==> flow/design.v <==
module SME(clk,reset,chardata,isstring,ispattern,valid,match,match_index);
  input clk;
  input reset;
  input [7:0] chardata;
  input isstring;
  input ispattern;
  output match;
  output [4:0] match_index;
  output valid;
  reg match;
  reg [4:0] match_index;
  reg valid;
  reg [7:0] string_data [31:0];
  reg [5:0] string_length;
  reg [7:0] pattern_data [7:0];
  reg [3:0] pattern_length;
  reg [1:0] state;
  reg [5:0] string_counter;
  reg [3:0] pattern_counter;
  reg fresh;             
  reg [5:0] head;        
  reg star_seen;         
  reg [3:0] star_pattern;  
  reg [5:0] star_string;   
  parameter DATA_READ   = 0;
  parameter FIND_HEAD   = 1;
  parameter CHECK_DATA  = 2;
  parameter DATA_OUT    = 3;
  always@(*) valid <= (state == DATA_OUT);
  wire anchored = (pattern_data[0] == "^");
  wire [7:0] pchar = pattern_data[pattern_counter[2:0]];
  wire [7:0] schar = string_data[string_counter[4:0]];
  wire [7:0] prev_char = string_data[head[4:0] - 5'd1];
  wire at_end = (string_counter >= string_length);
  always @(posedge clk or posedge reset) begin
    if(reset)begin
      state <= DATA_READ;
      string_length <= 0;
      pattern_length <= 0;
      match_index <= 0;
      match <= 0;
      fresh <= 1;
      head <= 0;
      star_seen <= 0;
    end
    else begin
      case(state)
        DATA_READ:begin
          if(isstring)begin
            if(fresh)begin
              string_length <= 1;
              string_data[0] <= chardata;
            end
            else begin
              string_length <= string_length + 1;
              string_data[string_length[4:0]] <= chardata;
            end
            pattern_length <= 0;
            fresh <= 0;
          end
          else if(ispattern)begin
            pattern_length <= pattern_length + 1;
            pattern_data[pattern_length[2:0]] <= chardata;
            fresh <= 0;
          end
          else if(pattern_length != 0)begin
            state <= FIND_HEAD;
            head <= 0;
          end
        end
        FIND_HEAD:begin
          if(head >= string_length)begin
            state <= DATA_OUT;
            match <= 0;
            match_index <= 0;
          end
          else if(anchored && head != 0 && prev_char != " ")begin
            head <= head + 1;
          end
          else begin
            state <= CHECK_DATA;
            string_counter <= head;
            pattern_counter <= anchored ? 4'd1 : 4'd0;
            star_seen <= 0;
          end
        end
        CHECK_DATA:begin
          if(pattern_counter >= pattern_length)begin  
            state <= DATA_OUT;
            match <= 1;
            match_index <= head[4:0];
          end
          else if(pchar == "*")begin
            star_seen <= 1;
            star_pattern <= pattern_counter + 1;
            star_string <= string_counter;
            pattern_counter <= pattern_counter + 1;
          end
          else if(pchar == "$" && at_end)begin
            pattern_counter <= pattern_counter + 1;
          end
          else if(!at_end && ( schar == pchar || pchar == "."
                              || (pchar == "$" && schar == " ") ))begin
            string_counter <= string_counter + 1;
            pattern_counter <= pattern_counter + 1;
          end
          else if(star_seen && star_string < string_length)begin
            star_string <= star_string + 1;
            string_counter <= star_string + 1;
            pattern_counter <= star_pattern;
          end
          else begin
            state <= FIND_HEAD;
            head <= head + 1;
          end
        end
        DATA_OUT:begin
          match <= 0;
          match_index <= 0;
          fresh <= 1;
          pattern_length <= 0;
          state <= DATA_READ;
          if(isstring)begin
            string_length <= 1;
            string_data[0] <= chardata;
            fresh <= 0;
          end
          else if(ispattern)begin
            pattern_length <= 1;
            pattern_data[0] <= chardata;
            fresh <= 0;
          end
        end
        default begin
          state <= DATA_READ;
        end
      endcase
    end
  end
endmodule
== Step by step through the tools: SME ==
Tool output for the design above, in the order of the flow.
Lines are those of the file above, counted from 1.
Operators: Yosys type, input widths -> output width; for muxes data width and select width s.
The mark - stands for no value.

* Top: SME
* Clock: clk
* Library: sky130hd
* Timing corner: tt_025C_1v80

== After elaboration ==
Yosys after proc, flatten, opt, wreduce and memory -nomap, before mapping. Print and check cells are not counted. Equal cells are merged and count once.

* Output and inout bits: 7
* Word-level cells: 369
* Register bits after elaboration: 366
* Input port bits: 12

* $add $sub $neg: 7
* Bitwise operators: 4
* Reduce/logical cells: 73
* Mux-type cells: 81
* $lt $le $gt $ge: 4
* Equality and inequality tests: 148

{| class="wikitable"
|+ Operators by type and width
! kind !! count
|-
| $pmux 8 s32 || 2
|-
| $eq 5x5->1 const B || 48
|-
| $reduce_and 5->1 || 40
|-
| $mux 6 || 23
|-
| $eq 5x4->1 const B || 24
|-
| $mux 8 || 9
|-
| $pmux 8 s8 || 1
|-
| $eq 5x3->1 const B || 12
|-
| $ne 2x2->1 const B || 22
|-
| $mux 4 || 9
|-
| $eq 8x6->1 const B || 4
|-
| $pmux 8 s2 || 2
|-
| $eq 5x2->1 const B || 6
|-
| $eq 3x3->1 const B || 8
|-
| $ne 3x3->1 const B || 8
|-
| $add 6x1->6 const B || 4
|-
| $pmux 6 s2 || 2
|-
| $mux 2 || 10
|-
| $pmux 6 s3 || 1
|-
| $pmux 4 s2 || 2
|-
| $eq 5x1->1 const B || 3
|-
| $logic_not 5->1 || 3
|-
| $pmux 5 s3 || 1
|-
| $mux 1 || 13
|-
| $eq 3x2->1 const B || 4
|-
| $ge 6x6->1 || 2
|-
| $reduce_and 6->1 || 2
|-
| $reduce_and 11->1 || 1
|}

Other operator kinds: 31; their cells: 51.

== Depth ==
Depth = most cells in a row (Yosys ltp): at word level without a register or memory, in the mapped netlist without a sequential cell, where the memories' decode and read muxes count.

* Depth after elaboration: 11
* ABC_AREA: 1
* Depth in mapped cells: 27
* Depth with buffers taken out: 25

== After synthesis ==
Source: synth_stat.txt of the flow (Yosys; design flattened, memories mapped). It holds for the ABC_AREA given above (unset counts as 0); a run with the other value may have another netlist.
The area totals of this step are shown rounded.

* Flip-flops: 368
* Standard cells after synthesis: 2224
* Area of sequential cells: 10900 µm²
* Cell area after synthesis: 19800 µm²

{| class="wikitable"
|+ Cells by type
! cell !! count !! area in all (µm²)
|-
| sky130_fd_sc_hd__edfxtp_1 || 340 || 1.02E+04
|-
| sky130_fd_sc_hd__nand2_1 || 668 || 2.51E+03
|-
| sky130_fd_sc_hd__nand3_1 || 280 || 1.4E+03
|-
| sky130_fd_sc_hd__nor2_1 || 291 || 1.09E+03
|-
| sky130_fd_sc_hd__inv_1 || 180 || 675.648
|-
| sky130_fd_sc_hd__dfrtp_1 || 26 || 650.624
|-
| sky130_fd_sc_hd__ha_1 || 52 || 650.624
|-
| sky130_fd_sc_hd__nand4_1 || 93 || 581.808
|-
| sky130_fd_sc_hd__buf_6 || 17 || 191.434
|-
| sky130_fd_sc_hd__nor2_2 || 22 || 137.632
|-
| sky130_fd_sc_hd__buf_2 || 27 || 135.13
|-
| sky130_fd_sc_hd__nor3_1 || 26 || 130.125
|-
| sky130_fd_sc_hd__o21ai_0 || 23 || 115.11
|-
| sky130_fd_sc_hd__nand3_4 || 6 || 105.101
|-
| sky130_fd_sc_hd__nor2_4 || 8 || 90.086
|-
| sky130_fd_sc_hd__a21oi_1 || 16 || 80.077
|-
| sky130_fd_sc_hd__nand3_2 || 7 || 70.067
|-
| sky130_fd_sc_hd__nand2_2 || 11 || 68.816
|}

Other cell types: 33; their cells: 131.

== Worst setup path after synthesis ==
Path of least setup slack by OpenSTA after synthesis, without wires, with an ideal clock, recovery checks aside; 20% of the period is set as input and as output delay. Where synthesis merged equal registers, the netlist keeps one of their names.

* Path type: in2reg
* Start: in reset
* End: reg pattern_data[1][0]
* Slack: 2961 ps
* Arrival: 2856 ps
* Delay of the path: 1999 ps
* Stages: 3
* Period: 6200 ps
* Data required time: 5817 ps
* Library setup time: 383 ps
* Time at the first pin: 1240 ps
* Period reached after synthesis: 3239 ps

"delay of the path" is the arrival time less input delay plus setup time.
"stages": output pins that drive a net of the path, with the launching flip-flop's if there is one; two outputs of one cell count as two.
"period reached after synthesis" is the clock period less the worst setup slack; recovery checks do not enter. This is arithmetic on one report: input and output delays are still those of the set period (20% each).
The rows between start and end are the longest chain of elaborated cells between them; the timing report does not say that the signal goes this way. Where chains are equally long, one stands for them.
Each line given opens the expression or statement behind the cell; cells for indexed reads and writes are added by Yosys, which also makes memories of some case tables.
Where a signal picks the word or bit written, the line may be left out of the assigning lines.

* Path through: sky130_fd_sc_hd__inv_1 -> sky130_fd_sc_hd__nand3_1 -> sky130_fd_sc_hd__nor3_1
* Length of the longest elaborated chain: 2
* Elaborated cells on any way between the ends: 2
* RTL lines with such cells: 0

{| class="wikitable"
|+ Ends and longest elaborated chain, post-synthesis
! element !! RTL line !! RTL
|-
| start: declaration || 3 || <nowiki>input reset;</nowiki>
|-
| $not 1->1 || - ||
|-
| $reduce_and 5->1 || - ||
|-
| end: declaration || 15 || <nowiki>reg [7:0] pattern_data [7:0];</nowiki>
|}

== Worst path after layout ==
Path of least setup slack in the final report of stored run 1 (OpenROAD, finished layout, wires in). Where an end is a register, its clock arrival counts in the times.
The path's times are printed in steps of 10 ps; the period is the one set.

* Path type: reg2reg
* Start: reg head[0]
* End: reg pattern_counter[0]
* Library setup time: 310 ps
* Slack: 1130 ps
* Stages: 20
* Arrival: 5300 ps
* Time at the first pin: 530 ps
* Data required time: 6440 ps
* Period: 6200 ps

The rows between start and end are the longest chain of elaborated cells between them; the timing report does not say that the signal goes this way. Where chains are equally long, one stands for them.
At most two assigning lines are given for a register; there are more.
Only ways into the end's enable, where the timed path ends, are counted here.

* Path through: sky130_fd_sc_hd__dfrtp_1 -> sky130_fd_sc_hd__inv_1 -> sky130_fd_sc_hd__ha_1 -> sky130_fd_sc_hd__nand3_1 -> sky130_fd_sc_hd__nand2_4 -> sky130_fd_sc_hd__buf_4 -> sky130_fd_sc_hd__nand2_2 -> sky130_fd_sc_hd__nor2_1 -> sky130_fd_sc_hd__nand2_1 -> sky130_fd_sc_hd__nand2_1 -> sky130_fd_sc_hd__nor2_1 -> sky130_fd_sc_hd__nand2_1 -> sky130_fd_sc_hd__nor2_1 -> sky130_fd_sc_hd__nand2_1 -> sky130_fd_sc_hd__nand2_1 -> sky130_fd_sc_hd__nor2_1 -> sky130_fd_sc_hd__nand2_1 -> sky130_fd_sc_hd__nand3_1 -> sky130_fd_sc_hd__nand4_1 -> sky130_fd_sc_hd__nor2_1
* Length of the longest elaborated chain: 7
* Elaborated cells on any way between the ends: 42
* RTL lines with such cells: 3

{| class="wikitable"
|+ Ends and longest elaborated chain, post-layout
! element !! RTL line !! RTL
|-
| start: declaration || 21 || <nowiki>reg [5:0] head;</nowiki>
|-
| start: assignment || 78 || <nowiki>head <= head + 1;</nowiki>
|-
| start: assignment || 114 || <nowiki>head <= head + 1;</nowiki>
|-
| $sub 5x1->5 || 33 || <nowiki>wire [7:0] prev_char = string_data[head[4:0] - 5'd1];</nowiki>
|-
| $eq 5x5->1 || 33 ||
|-
| $pmux 8 s32 || 33 ||
|-
| $ne 8x6->1 || 77 || <nowiki>else if(anchored && head != 0 && prev_char != " ")begin</nowiki>
|-
| $logic_and 1x1->1 || 77 ||
|-
| $ne 2x2->1 || - ||
|-
| $reduce_and 6->1 || - ||
|-
| end: assignment || 83 || <nowiki>pattern_counter <= anchored ? 4'd1 : 4'd0;</nowiki>
|-
| end: assignment || 97 || <nowiki>pattern_counter <= pattern_counter + 1;</nowiki>
|-
| end: declaration || 19 || <nowiki>reg [3:0] pattern_counter;</nowiki>
|}

Wiki page: SME / flow data

SME through Yosys and OpenROAD on sky130hd: 3 stored runs, unordered, with their settings and measured results. The constraints put input and output delay at 20% of the set period each and load the outputs with 0.01 pF.
By "period achieved" is meant the clock period of the run minus its worst setup slack. This is arithmetic on one report: input and output delays are still those of the set period (20% each).
"time of the worst setup path" = time allowed to the worst setup path (clock period - input delay - output delay, where it has them) - its slack; a late launch clock adds to it, a late capture clock takes from it.
"total design power" rests on the timing tool's default activity at the inputs, not on a simulated workload.
"time of the worst setup path" is known to 10 ps.
Values from the reports are rounded here.

=== Stored run 1 ===
{| class="wikitable"
! Setting !! Value
|-
| ABC_AREA || 1
|-
| CELL_PAD_IN_SITES_DETAIL_PLACEMENT || 1
|-
| CELL_PAD_IN_SITES_GLOBAL_PLACEMENT || 0
|-
| CORE_ASPECT_RATIO || 1.68
|-
| CTS_CLUSTER_DIAMETER || 392
|-
| CTS_CLUSTER_SIZE || 32
|-
| GPL_ROUTABILITY_DRIVEN || 1
|-
| GPL_TIMING_DRIVEN || 1
|-
| PLACE_DENSITY_LB_ADDON || 0.21
|-
| SETUP_SLACK_MARGIN || 0.46
|-
| period_ns || 6.2
|-
| CAP_MARGIN || 20
|-
| CORE_MARGIN || 2
|-
| CORE_UTILIZATION || 40
|-
| SLEW_MARGIN || 20
|-
! Result !! Value
|-
| Total design power || 0.00609 W
|-
| Setup slack of the worst path || 1130 ps
|-
| Time of the worst setup path || 5070 ps
|-
| Worst setup path kind || reg2reg
|-
| Period achieved || 5065 ps
|-
| Worst hold slack || 526 ps
|-
| Synthesized cell area || 19800 µm²
|-
| Die size || 51400 µm²
|-
| Final setup TNS || 0 ps
|-
| Utilization after routing || 42.8 %
|-
| Standard-cell area after routing || 20900 µm²
|}

=== Stored run 2 ===
{| class="wikitable"
! Setting !! Value
|-
| ABC_AREA || 1
|-
| CELL_PAD_IN_SITES_GLOBAL_PLACEMENT || 0
|-
| CORE_MARGIN || 8
|-
| GPL_TIMING_DRIVEN || 0
|-
| HOLD_SLACK_MARGIN || 0.16
|-
| MAX_ROUTING_LAYER || met4
|-
| PLACE_DENSITY || 0.38
|-
| SLEW_MARGIN || 35
|-
| TNS_END_PERCENT || 25
|-
| period_ns || 6.2
|-
| CAP_MARGIN || 20
|-
| CORE_UTILIZATION || 40
|-
! Result !! Value
|-
| Total design power || 0.00766 W
|-
| Setup slack of the worst path || 1590 ps
|-
| Time of the worst setup path || 4610 ps
|-
| Worst setup path kind || reg2reg
|-
| Period achieved || 4607 ps
|-
| Worst hold slack || 501 ps
|-
| Synthesized cell area || 19800 µm²
|-
| Die size || 56900 µm²
|-
| Final setup TNS || 0 ps
|-
| Utilization after routing || 46.0 %
|-
| Standard-cell area after routing || 22500 µm²
|}

=== Stored run 3 ===
{| class="wikitable"
! Setting !! Value
|-
| CORE_UTILIZATION || 34
|-
| GPL_ROUTABILITY_DRIVEN || 1
|-
| MIN_ROUTING_LAYER || met1
|-
| PLACE_DENSITY_LB_ADDON || 0.14
|-
| SETUP_SLACK_MARGIN || -0.37
|-
| period_ns || 6.21
|-
| CAP_MARGIN || 20
|-
| CORE_MARGIN || 2
|-
| SLEW_MARGIN || 20
|-
! Result !! Value
|-
| Total design power || 0.00721 W
|-
| Setup slack of the worst path || 426 ps
|-
| Time of the worst setup path || 5780 ps
|-
| Worst setup path kind || reg2reg
|-
| Period achieved || 5784 ps
|-
| Worst hold slack || 499 ps
|-
| Synthesized cell area || 19300 µm²
|-
| Die size || 58700 µm²
|-
| Final setup TNS || 0 ps
|-
| Utilization after routing || 38.9 %
|-
| Standard-cell area after routing || 21900 µm²
|}
